==> flow/design.v <==
`timescale 1ns/1ps
module axi_fifo #(
    parameter WIDTH     = 32,
    parameter DEPTH     = 16,
    parameter PTR_WIDTH = 4    
)(
    input  logic             clk,
    input  logic             resetn, 
    input  logic             push,
    input  logic [WIDTH-1:0] fifo_wdata,
    input  logic             pop,
    output wire  [WIDTH-1:0] fifo_rdata,
    output wire              fifo_full,
    output wire              fifo_empty
);
logic [WIDTH-1:0]   mem [DEPTH-1:0];
logic [PTR_WIDTH:0] wptr;
logic [PTR_WIDTH:0] rptr;
wire [PTR_WIDTH:0] fill_level;
wire               wrap;
always @(posedge clk) begin
    if (push && (!fifo_full)) begin
        mem[wptr[PTR_WIDTH-1:0]] <= fifo_wdata;
    end
end
always @(posedge clk or negedge resetn) begin
    if (!resetn) begin
        wptr <= {PTR_WIDTH+1{1'b0}};
    end else if (push && (!fifo_full)) begin
        wptr <= wptr + {{(PTR_WIDTH){1'b0}}, 1'b1};
    end
end
always @(posedge clk or negedge resetn) begin
    if (!resetn) begin
        rptr <= {PTR_WIDTH+1{1'b0}};
    end else if (pop && (!fifo_empty)) begin
        rptr <= rptr + {{(PTR_WIDTH){1'b0}}, 1'b1};
    end
end
assign wrap = wptr[PTR_WIDTH] ^ rptr[PTR_WIDTH];
assign fill_level = {wrap, wptr[PTR_WIDTH-1:0]} - {1'b0, rptr[PTR_WIDTH-1:0]};
assign fifo_full = (fill_level == DEPTH);
assign fifo_empty = (fill_level == {PTR_WIDTH+1{1'b0}});
assign fifo_rdata = mem[rptr[PTR_WIDTH-1:0]];
endmodule
`timescale 1ns/1ps
module axi4_dut 
   (
    input wire ACLK,
    input wire ARESETn,
    input wire [4-1:0] MEM_AWID,
    input wire [32-1:0] MEM_AWADDR,
    input wire [8-1:0] MEM_AWLEN,
    input wire [3-1:0] MEM_AWSIZE,
    input wire [2-1:0] MEM_AWBURST,
    input wire [1-1:0] MEM_AWLOCK,
    input wire [4-1:0] MEM_AWCACHE,
    input wire [3-1:0] MEM_AWPROT,
    input wire [4-1:0] MEM_AWQOS,
    input wire MEM_AWVALID,
    output wire MEM_AWREADY,
    input wire [32-1:0] MEM_WDATA,
    input wire [(32/8)-1:0] MEM_WSTRB,
    input wire MEM_WLAST,
    input wire MEM_WVALID,
    output wire MEM_WREADY,
    output wire [4-1:0] MEM_BID,
    output wire [2-1:0] MEM_BRESP,
    output wire MEM_BVALID,
    input wire MEM_BREADY,
    input wire [4-1:0] MEM_ARID,
    input wire [32-1:0] MEM_ARADDR,
    input wire [8-1:0] MEM_ARLEN,
    input wire [3-1:0] MEM_ARSIZE,
    input wire [2-1:0] MEM_ARBURST,
    input wire [1-1:0] MEM_ARLOCK,
    input wire [4-1:0] MEM_ARCACHE,
    input wire [3-1:0] MEM_ARPROT,
    input wire [4-1:0] MEM_ARQOS,
    input wire MEM_ARVALID,
    output wire MEM_ARREADY,
    output wire [4-1:0] MEM_RID,
    output wire [32-1:0] MEM_RDATA,
    output wire [2-1:0] MEM_RRESP,
    output wire MEM_RLAST,
    output wire MEM_RVALID,
    input wire MEM_RREADY
);
reg [32-1:0] reg_bank [0:32-1];
wire	aw_push;
wire	aw_pop;
wire	w_push;
wire	w_pop;
wire	ar_push;
wire	ar_pop;
wire	r_push;
wire	r_pop;
wire	b_push;
wire	b_pop;
wire	aw_fifo_full;
wire	aw_fifo_empty;
wire	w_fifo_full;
wire	w_fifo_empty;
wire	ar_fifo_full;
wire	ar_fifo_empty;
wire	r_fifo_full;
wire	r_fifo_empty;
wire	b_fifo_full;
wire	b_fifo_empty;
wire [(32 + 8 + 3 + 2 + 4 + 3 + 1 + 4 +  4 + 7  )-1:0] aw_fifo_wdata;
wire [(32 + 8 + 3 + 2 + 4 + 3 + 1 + 4 +  4 + 7  )-1:0] aw_fifo_rdata;
wire [( 32 + 8 + 3 + 2 + 4 + 3 +1 +4 +4 + 7 )-1:0] ar_fifo_wdata;
wire [( 32 + 8 + 3 + 2 + 4 + 3 +1 +4 +4 + 7 )-1:0] ar_fifo_rdata;
wire [(1 + (32/8) + 32 )-1:0]  w_fifo_wdata;
wire [(1 + (32/8) + 32 )-1:0]  w_fifo_rdata;
wire [( 32 + 2 + 4 + 2 )-1:0]  r_fifo_rdata;
wire [(2 + 4 )-1:0]  b_fifo_wdata;
wire [(2 + 4 )-1:0]  b_fifo_rdata;
reg [( 32 + 2 + 4 + 2 )-1:0] r_fifo_wdata;
reg [2-1:0] bresp_int;  
axi_fifo #(
    .WIDTH((32 + 8 + 3 + 2 + 4 + 3 + 1 + 4 +  4 + 7  )),
    .DEPTH(16),
    .PTR_WIDTH(4)
) aw_fifo (
    .clk(ACLK),
    .resetn(ARESETn),
    .push(aw_push),
    .fifo_wdata(aw_fifo_wdata),
    .pop(aw_pop),
    .fifo_rdata(aw_fifo_rdata),
    .fifo_full(aw_fifo_full),
    .fifo_empty(aw_fifo_empty)
);
assign aw_push = MEM_AWVALID && MEM_AWREADY && !aw_fifo_full;
assign MEM_AWREADY = !aw_fifo_full;
assign aw_pop = !aw_fifo_empty && !w_fifo_empty && !b_fifo_full;
assign aw_fifo_wdata = {MEM_AWID, MEM_AWADDR, MEM_AWLEN, {{1'b0}, MEM_AWSIZE}, {{2'b00}, MEM_AWBURST}, MEM_AWCACHE, {{1'b0}, MEM_AWPROT}, {{3'b000}, MEM_AWLOCK}, MEM_AWQOS};  
axi_fifo #(
    .WIDTH((1 + (32/8) + 32 )),
    .DEPTH(16),
    .PTR_WIDTH(4)
) w_fifo (
    .clk(ACLK),
    .resetn(ARESETn),
    .push(w_push),
    .fifo_wdata(w_fifo_wdata),
    .pop(w_pop),
    .fifo_rdata(w_fifo_rdata),
    .fifo_full(w_fifo_full),
    .fifo_empty(w_fifo_empty)
);
assign w_push = MEM_WVALID && MEM_WREADY && !w_fifo_full;
assign MEM_WREADY = !w_fifo_full;
assign w_pop = !w_fifo_empty && aw_pop;
assign w_fifo_wdata = {MEM_WLAST, MEM_WSTRB, MEM_WDATA};
axi_fifo #(
    .WIDTH((2 + 4 )),
    .DEPTH(16),
    .PTR_WIDTH(4)
) b_fifo (
    .clk(ACLK),
    .resetn(ARESETn),
    .push(b_push),
    .fifo_wdata(b_fifo_wdata),
    .pop(b_pop),
    .fifo_rdata(b_fifo_rdata),
    .fifo_full(b_fifo_full),
    .fifo_empty(b_fifo_empty)
);
assign b_push = w_pop && !b_fifo_full && aw_pop;
assign b_pop = MEM_BREADY && MEM_BVALID;
assign MEM_BVALID = !b_fifo_empty;
assign MEM_BID = b_fifo_rdata[(2 + 4 )-1:(2 + 4 )-4];
assign MEM_BRESP = b_fifo_rdata[(2 + 4 )-4-1:0];
assign b_fifo_wdata = {aw_fifo_rdata[(32 + 8 + 3 + 2 + 4 + 3 + 1 + 4 +  4 + 7  )-1:(32 + 8 + 3 + 2 + 4 + 3 + 1 + 4 +  4 + 7  )-4], bresp_int};
axi_fifo #(
    .WIDTH(( 32 + 8 + 3 + 2 + 4 + 3 +1 +4 +4 + 7 )),
    .DEPTH(16),
    .PTR_WIDTH(4)
) ar_fifo (
    .clk(ACLK),
    .resetn(ARESETn),
    .push(ar_push),
    .fifo_wdata(ar_fifo_wdata),
    .pop(ar_pop),
    .fifo_rdata(ar_fifo_rdata),
    .fifo_full(ar_fifo_full),
    .fifo_empty(ar_fifo_empty)
);
assign ar_push = MEM_ARVALID && MEM_ARREADY && !ar_fifo_full;  
assign MEM_ARREADY = !ar_fifo_full;
assign ar_pop = !ar_fifo_empty && !r_fifo_full;
assign ar_fifo_wdata = {MEM_ARID, MEM_ARADDR, MEM_ARLEN, {{1'b0}, MEM_ARSIZE}, {{2'b00}, MEM_ARBURST}, MEM_ARCACHE, {{1'b0}, MEM_ARPROT}, {{3'b000}, MEM_ARLOCK}, MEM_ARQOS};
axi_fifo #(
    .WIDTH(( 32 + 2 + 4 + 2 )),
    .DEPTH(16),
    .PTR_WIDTH(4)
) r_fifo (
    .clk(ACLK),
    .resetn(ARESETn),
    .push(r_push),
    .fifo_wdata(r_fifo_wdata),
    .pop(r_pop),
    .fifo_rdata(r_fifo_rdata),
    .fifo_full(r_fifo_full),
    .fifo_empty(r_fifo_empty)
);
assign r_push = ar_pop && !r_fifo_full;
assign r_pop = MEM_RREADY && MEM_RVALID;
assign MEM_RVALID = !r_fifo_empty;
assign MEM_RID = r_fifo_rdata[( 32 + 2 + 4 + 2 )-1:2+2+32];
assign MEM_RDATA = r_fifo_rdata[32-1:0];
assign MEM_RRESP = r_fifo_rdata[2+2+32-1:32];
assign MEM_RLAST = 1'b1;
always @(posedge ACLK or negedge ARESETn) begin
    if (!ARESETn) begin
        integer i;
        for (i = 0; i < 32; i = i + 1) begin
            reg_bank[i] <= {32{1'b0}};
        end
    end else begin
        if (aw_pop && w_pop) begin
            if (aw_fifo_rdata[(32 + 8 + 3 + 2 + 4 + 3 + 1 + 4 +  4 + 7  )-5:32] >= 32'h00000000 && aw_fifo_rdata[(32 + 8 + 3 + 2 + 4 + 3 + 1 + 4 +  4 + 7  )-5:32] <= 32'h0000001F) begin
                reg_bank[aw_fifo_rdata[(32 + 8 + 3 + 2 + 4 + 3 + 1 + 4 +  4 + 7  )-5:32]] <= w_fifo_rdata[32-1:0];
            end
        end
    end
end
always @(*) begin
    bresp_int = 2'b00;
    if (aw_pop && w_pop) begin
        if (aw_fifo_rdata[(32 + 8 + 3 + 2 + 4 + 3 + 1 + 4 +  4 + 7  )-5:32] >= 32'h00000000 && aw_fifo_rdata[(32 + 8 + 3 + 2 + 4 + 3 + 1 + 4 +  4 + 7  )-5:32] <= 32'h0000001F) begin
            bresp_int = 2'b00;  
        end else begin
            bresp_int = 2'b11;  
        end
    end
end
always @(*) begin
    r_fifo_wdata = {( 32 + 2 + 4 + 2 ){1'b0}};
    if (!ARESETn) begin
        r_fifo_wdata = {( 32 + 2 + 4 + 2 ){1'b0}};
    end else begin
        if (ar_pop) begin
            if (ar_fifo_rdata[( 32 + 8 + 3 + 2 + 4 + 3 +1 +4 +4 + 7 )-5:32] >= 32'h00000000 && ar_fifo_rdata[( 32 + 8 + 3 + 2 + 4 + 3 +1 +4 +4 + 7 )-5:32] <= 32'h0000001F) begin
                r_fifo_wdata = {ar_fifo_rdata[( 32 + 8 + 3 + 2 + 4 + 3 +1 +4 +4 + 7 )-1:( 32 + 8 + 3 + 2 + 4 + 3 +1 +4 +4 + 7 )-4], {{2'b00}, 2'b00}, reg_bank[ar_fifo_rdata[( 32 + 8 + 3 + 2 + 4 + 3 +1 +4 +4 + 7 )-5:32]]};
            end else begin
                r_fifo_wdata = {ar_fifo_rdata[( 32 + 8 + 3 + 2 + 4 + 3 +1 +4 +4 + 7 )-1:( 32 + 8 + 3 + 2 + 4 + 3 +1 +4 +4 + 7 )-4], {{2'b00}, 2'b11}, {32{1'b0}}};  
            end
        end
    end
end
endmodule
# == From RTL to reports: axi4_dut ==
# The steps from the RTL of axi4_dut to its reports follow in flow order.
# Line numbers count from 1 in the design file above.
# Cell names lack the library's common part.
# Not given: -
# design
design,axi4_dut
clk_port,ACLK
library,sky130hd
pvt_corner,tt_025C_1v80

# == Word level ==
# Counts by Yosys on the flattened word-level netlist (proc, flatten, opt, wreduce). Print and check cells are left out. Cells with the same type and inputs are merged into one.
# Yosys's memory passes give these memory sizes; they may raise the number of words (mostly to a power of two), join words into wider ones and drop unused or constant bits.
# word_totals
ff_bits,1074
ramBits,3504
n_memories,5
input_bits,166
# memory_table
name,words,width,read_ports,wr,line_no,text
ar_fifo.mem,16,68,1,1,16,logic [WIDTH-1:0]   mem [DEPTH-1:0];
aw_fifo.mem,16,68,1,1,16,
r_fifo.mem,16,40,1,1,16,
w_fifo.mem,16,37,1,1,16,
b_fifo.mem,16,6,1,1,16,
# op_classes
add_sub_neg,15
compare,4
n_eq,67
muxes,21
bitwise,5
reduce_and_logical,77
# ops
operator,count
parallel mux 32 bit (select 32 bit),1
equality test 5 bit (second input constant),37
2-to-1 mux 68 bit,2
2-to-1 mux 40 bit,3
AND reduction 3 bit,32
equality test 5 x 4 -> 1 bit (second input constant),16
>= comparator 32 x 1 -> 1 bit (second input constant),2
<= comparator 32 x 5 -> 1 bit (second input constant),2
adder 5 x 1 -> 5 bit (second input constant),10
equality test 5 x 3 -> 1 bit (second input constant),8
2-to-1 mux 37 bit,1
zero test 5 bit,7
2-to-1 mux 34 bit,1
logical AND 1 bit,28
subtractor 5 x 4 -> 5 bit,5
equality test 5 x 2 -> 1 bit (second input constant),4
2-to-1 mux 4 bit,5
zero test 1 bit,10
equality test 5 x 1 -> 1 bit (second input constant),2
2-to-1 mux 6 bit,1
bitwise XOR 1 bit,5
2-to-1 mux 1 bit,5
2-to-1 mux 2 bit,2

# == Longest topological paths ==
# Depth = most cells in a row (Yosys ltp): at word level without a register or memory, in the mapped netlist without a sequential cell, where the memories' decode and read muxes count.
# depth
word_depth,11
ABC_AREA,0
ltp_mapped,15
ltp_nobuf,10

# == Mapped cells and area ==
# The flow's flattened synthesis, as Yosys stat reports it; memories are mapped. The netlist is that of the ABC_AREA named above (0 if unset); the other value can give another one.
# The area totals of this step are shown rounded.
# mapped
mapped_cells,7214
yosys_area_um2,134000
flip_flops,3410
buffers,482
# by_type
cell,count,type_area_um2
edfxtp_1,2336,7.01E+04
dfrtp_1,1074,2.69E+04
mux4_2,451,1.02E+04
mux2_2,704,7.93E+03
mux2_1,349,3.93E+03
nor4_1,177,1.11E+03
a22oi_1,141,1.06E+03
clkbuf_1,280,1.05E+03
mux2i_1,97,970.931
buf_2,133,665.638
ha_1,45,563.04
nand4_1,86,538.016
nand3_1,107,535.514
nand2_1,128,480.461
nor2_1,113,424.157
nor3_1,84,420.403
a2111oi_0,47,411.645
and3_1,64,400.384
# Not listed: further types 74, cells in them 798.
# By module: a second synthesis without flattening, with its own total; a netlist apart from the flattened one above.
# unflattened
cells_unflattened,9222
hier_area_um2,182000
# Rows give one instance, submodules left out.
# by_module
mod,n_inst,cells,area_um2,seq_area_um2
axi_fifo,2,1594,41600,32900
axi4_dut,1,3681,46700,25600
axi_fifo,1,1192,25100,19500
axi_fifo,1,908,23000,18000
axi_fifo,1,253,4490,3130

# == Timing after synthesis ==
# OpenSTA on the mapped netlist: ideal clock, no wires. The path of least setup slack (recovery checks aside). Input and output delay are each 20% of the period. Register names are those of the netlist, which keeps one name where synthesis merged equal registers.
# synth_timing
path_type,register to register
from,register ar_fifo.rptr[2]
to,memory r_fifo.mem[3][0]
clock_period_ps,10000
setup_ps,477
arrival_ps,5791
path_slack_ps,3732
path_delay_ps,6268
stages,15
path_buffers,5
period_less_setup_slack_ps,6268
# "path_delay_ps" is the arrival time less input delay plus setup time.
# "stages" counts driving pins, that of a launching flip-flop among them; a cell with two outputs on the path counts twice.
# "period_less_setup_slack_ps" is the clock period less the worst setup slack; recovery checks do not enter. This is arithmetic on one report: input and output delays are still those of the set period (20% each).
# Between the ends stands the longest chain of elaborated cells between them, by number of cells; it is not shown to be the way that was timed. Of several equally long chains one is given.
# A line is the first line of the expression or statement that the cell stems from. Yosys adds cells for indexed reads and writes and turns some case tables into memories.
# The path ends at the enable pin of a flip-flop; only ways to that pin are counted.
# synth_via
cell_sequence,dfrtp_1 > buf_2 > clkbuf_1 > clkbuf_1 > buf_1 > clkinv_1 > ha_1 > o21ai_0 > a21bo_2 > a22oi_1 > nor2_1 > a22oi_1 > clkbuf_1 > nand2_1 > nor3_1
elab_chain_cells,7
cone_cells,8
cone_classes,add/sub: 1; mux: 2; reduce/logical: 5
# synth_lines
item,line_no,text
start: declaration,18,logic [PTR_WIDTH:0] rptr;
start: assignment,35,rptr <= {PTR_WIDTH+1{1'b0}};
start: assignment,37,"rptr <= rptr + {{(PTR_WIDTH){1'b0}}, 1'b1};"
subtractor 5 x 4 -> 5 bit,41,"assign fill_level = {wrap, wptr[PTR_WIDTH-1:0]} - {1'b0, rptr[PTR_WIDTH-1:0]};"
zero test 5 bit,43,assign fifo_empty = (fill_level == {PTR_WIDTH+1{1'b0}});
zero test 1 bit,193,assign ar_pop = !ar_fifo_empty && !r_fifo_full;
logical AND 1 bit,193,
logical AND 1 bit,209,assign r_push = ar_pop && !r_fifo_full;
logical AND 1 bit,22,if (push && (!fifo_full)) begin
2-to-1 mux 4 bit,22,
end: declaration,16,logic [WIDTH-1:0]   mem [DEPTH-1:0];

# == Path in the finished layout ==
# Path of least setup slack in the final report of flow run A (OpenROAD, finished layout, wires in). Where an end is a register, its clock arrival counts in the times.
# The path's times are printed in steps of 10 ps; the period is the one set.
# layout_timing
path_type,register to register
from,register ar_fifo.rptr[0]
to,memory r_fifo.mem[12][22]
clock_period_ps,10700
setup_ps,250
arrival_ps,7690
path_slack_ps,3650
stages,12
path_buffers,3
# Between the ends stands the longest chain of elaborated cells between them, by number of cells; it is not shown to be the way that was timed. Of several equally long chains one is given.
# The chain passes a memory read, where the word-level depth is cut; so it can be longer than that depth.
# The path ends at the data pin of a flip-flop with enable; ways to the enable are not counted.
# layout_via
cell_sequence,dfrtp_4 > mux4_2 > a22oi_1 > and3_4 > buf_4 > nand2_1 > buf_4 > nor2_1 > buf_4 > a21oi_1 > nand4_1 > o221a_2
elab_chain_cells,7
cone_cells,47
cone_classes,add/sub: 1; compare: 2; eq/ne: 31; mux: 5; reduce/logical: 7; memory: 1
# layout_lines
item,line_no,text
start: declaration,18,logic [PTR_WIDTH:0] rptr;
start: assignment,35,rptr <= {PTR_WIDTH+1{1'b0}};
start: assignment,37,"rptr <= rptr + {{(PTR_WIDTH){1'b0}}, 1'b1};"
memory (16 x 68 bit),16,logic [WIDTH-1:0]   mem [DEPTH-1:0];
>= comparator 32 x 1 -> 1 bit,246,if (ar_fifo_rdata[( 32 + 8 + 3 + 2 + 4 + 3 +1 +4 +4 + 7 )-5:32] >= 32'h00000000 && ar_fifo_rdata[( 32 + 8 + 3 ...
logical AND 1 bit,246,
2-to-1 mux 34 bit,246,
2-to-1 mux 40 bit,245,if (ar_pop) begin
2-to-1 mux 40 bit,242,if (!ARESETn) begin
2-to-1 mux 40 bit,22,if (push && (!fifo_full)) begin
end: declaration,16,

FLOW RESULTS
============

Record of 2 stored runs of the RTL-to-layout flow on axi4_dut, platform sky130hd. The runs are unordered. Constraints: input delay and output delay 20% of the set period each, output load 0.01 pF.
"achieved_clock_period_ps" is the run's clock period less its worst setup slack. It is reckoned from that one timing run; input and output delays stay at 20% of the period that was set.
"critical_path_time_ps" is the time allowed to the run's worst setup path (the clock period less input and output delay, where it has them) less its slack. Clock arrival times count: a late capture clock shortens it, a late launch clock lengthens it.
"total_power_mw" rests on the timing tool's default activity at the inputs, not on a simulated workload.
"critical_path_time_ps" is given in steps of 10 ps.
Results are given in rounded form.

Flow run A, flow files:
==> flow/run.sh <==
#!/bin/bash
# the make line also repeats the synthesis and layout settings of config.mk as NAME=value (left out here)
make -C /OpenROAD-flow-scripts/flow DESIGN_CONFIG=/design/flow/config.mk WORK_HOME=/design/flow/orfs CLKGATE_MAP_FILE= finish
==> flow/config.mk <==
export PLATFORM = sky130hd
export DESIGN_NAME = axi4_dut
export DESIGN_NICKNAME = axi4_dut
export VERILOG_FILES = /design/flow/design.v
export SDC_FILE = /design/flow/constraint.sdc
export NUM_CORES = 4
export LEC_CHECK = 0
export CAP_MARGIN = 10
export CELL_PAD_IN_SITES_DETAIL_PLACEMENT = 2
export CORE_MARGIN = 2
export CORE_UTILIZATION = 48
export MAX_ROUTING_LAYER = met4
export PLACE_DENSITY_LB_ADDON = 0.29
export SETUP_SLACK_MARGIN = 0.96
export SLEW_MARGIN = 20
export TNS_END_PERCENT = 40
==> flow/constraint.sdc <==
create_clock -name core_clock -period 10.7 [get_ports {ACLK}]
set_input_delay 2.1400 -clock core_clock [delete_from_list [all_inputs] [get_ports {ACLK}]]
set_output_delay 2.1400 -clock core_clock [all_outputs]
set_load 0.01 [all_outputs]

==> results of flow run A, as CSV <==
result,value
synth_area_um2,134000
total_die_area_um2,283000
final_stdcell_area_um2,153000
finalUtil_pct,55.2
setup_ws_ps,3650
tns_setup_ps,0
total_power_mw,47.3
achieved_clock_period_ps,7047
critical_path_time_ps,7050
worstPathKind,"register to register"

Flow run B, flow files:
==> flow/run.sh <==
#!/bin/bash
# the make line also repeats the synthesis and layout settings of config.mk as NAME=value (left out here)
make -C /OpenROAD-flow-scripts/flow DESIGN_CONFIG=/design/flow/config.mk WORK_HOME=/design/flow/orfs CLKGATE_MAP_FILE= finish
==> flow/config.mk <==
export PLATFORM = sky130hd
export DESIGN_NAME = axi4_dut
export DESIGN_NICKNAME = axi4_dut
export VERILOG_FILES = /design/flow/design.v
export SDC_FILE = /design/flow/constraint.sdc
export NUM_CORES = 4
export LEC_CHECK = 0
export CAP_MARGIN = 20
export CORE_MARGIN = 2
export CORE_UTILIZATION = 58
export CTS_CLUSTER_DIAMETER = 246
export CTS_CLUSTER_SIZE = 25
export PLACE_DENSITY_LB_ADDON = 0.26
export SETUP_SLACK_MARGIN = 0.17
export SLEW_MARGIN = 20
==> flow/constraint.sdc <==
create_clock -name core_clock -period 4.0 [get_ports {ACLK}]
set_input_delay 0.8000 -clock core_clock [delete_from_list [all_inputs] [get_ports {ACLK}]]
set_output_delay 0.8000 -clock core_clock [all_outputs]
set_load 0.01 [all_outputs]

==> results of flow run B, as CSV <==
result,value
synth_area_um2,134000
total_die_area_um2,234000
final_stdcell_area_um2,152000
finalUtil_pct,66.4
setup_ws_ps,-57
tns_setup_ps,-2620
total_power_mw,110
achieved_clock_period_ps,4057
critical_path_time_ps,4060
worstPathKind,"register to register"
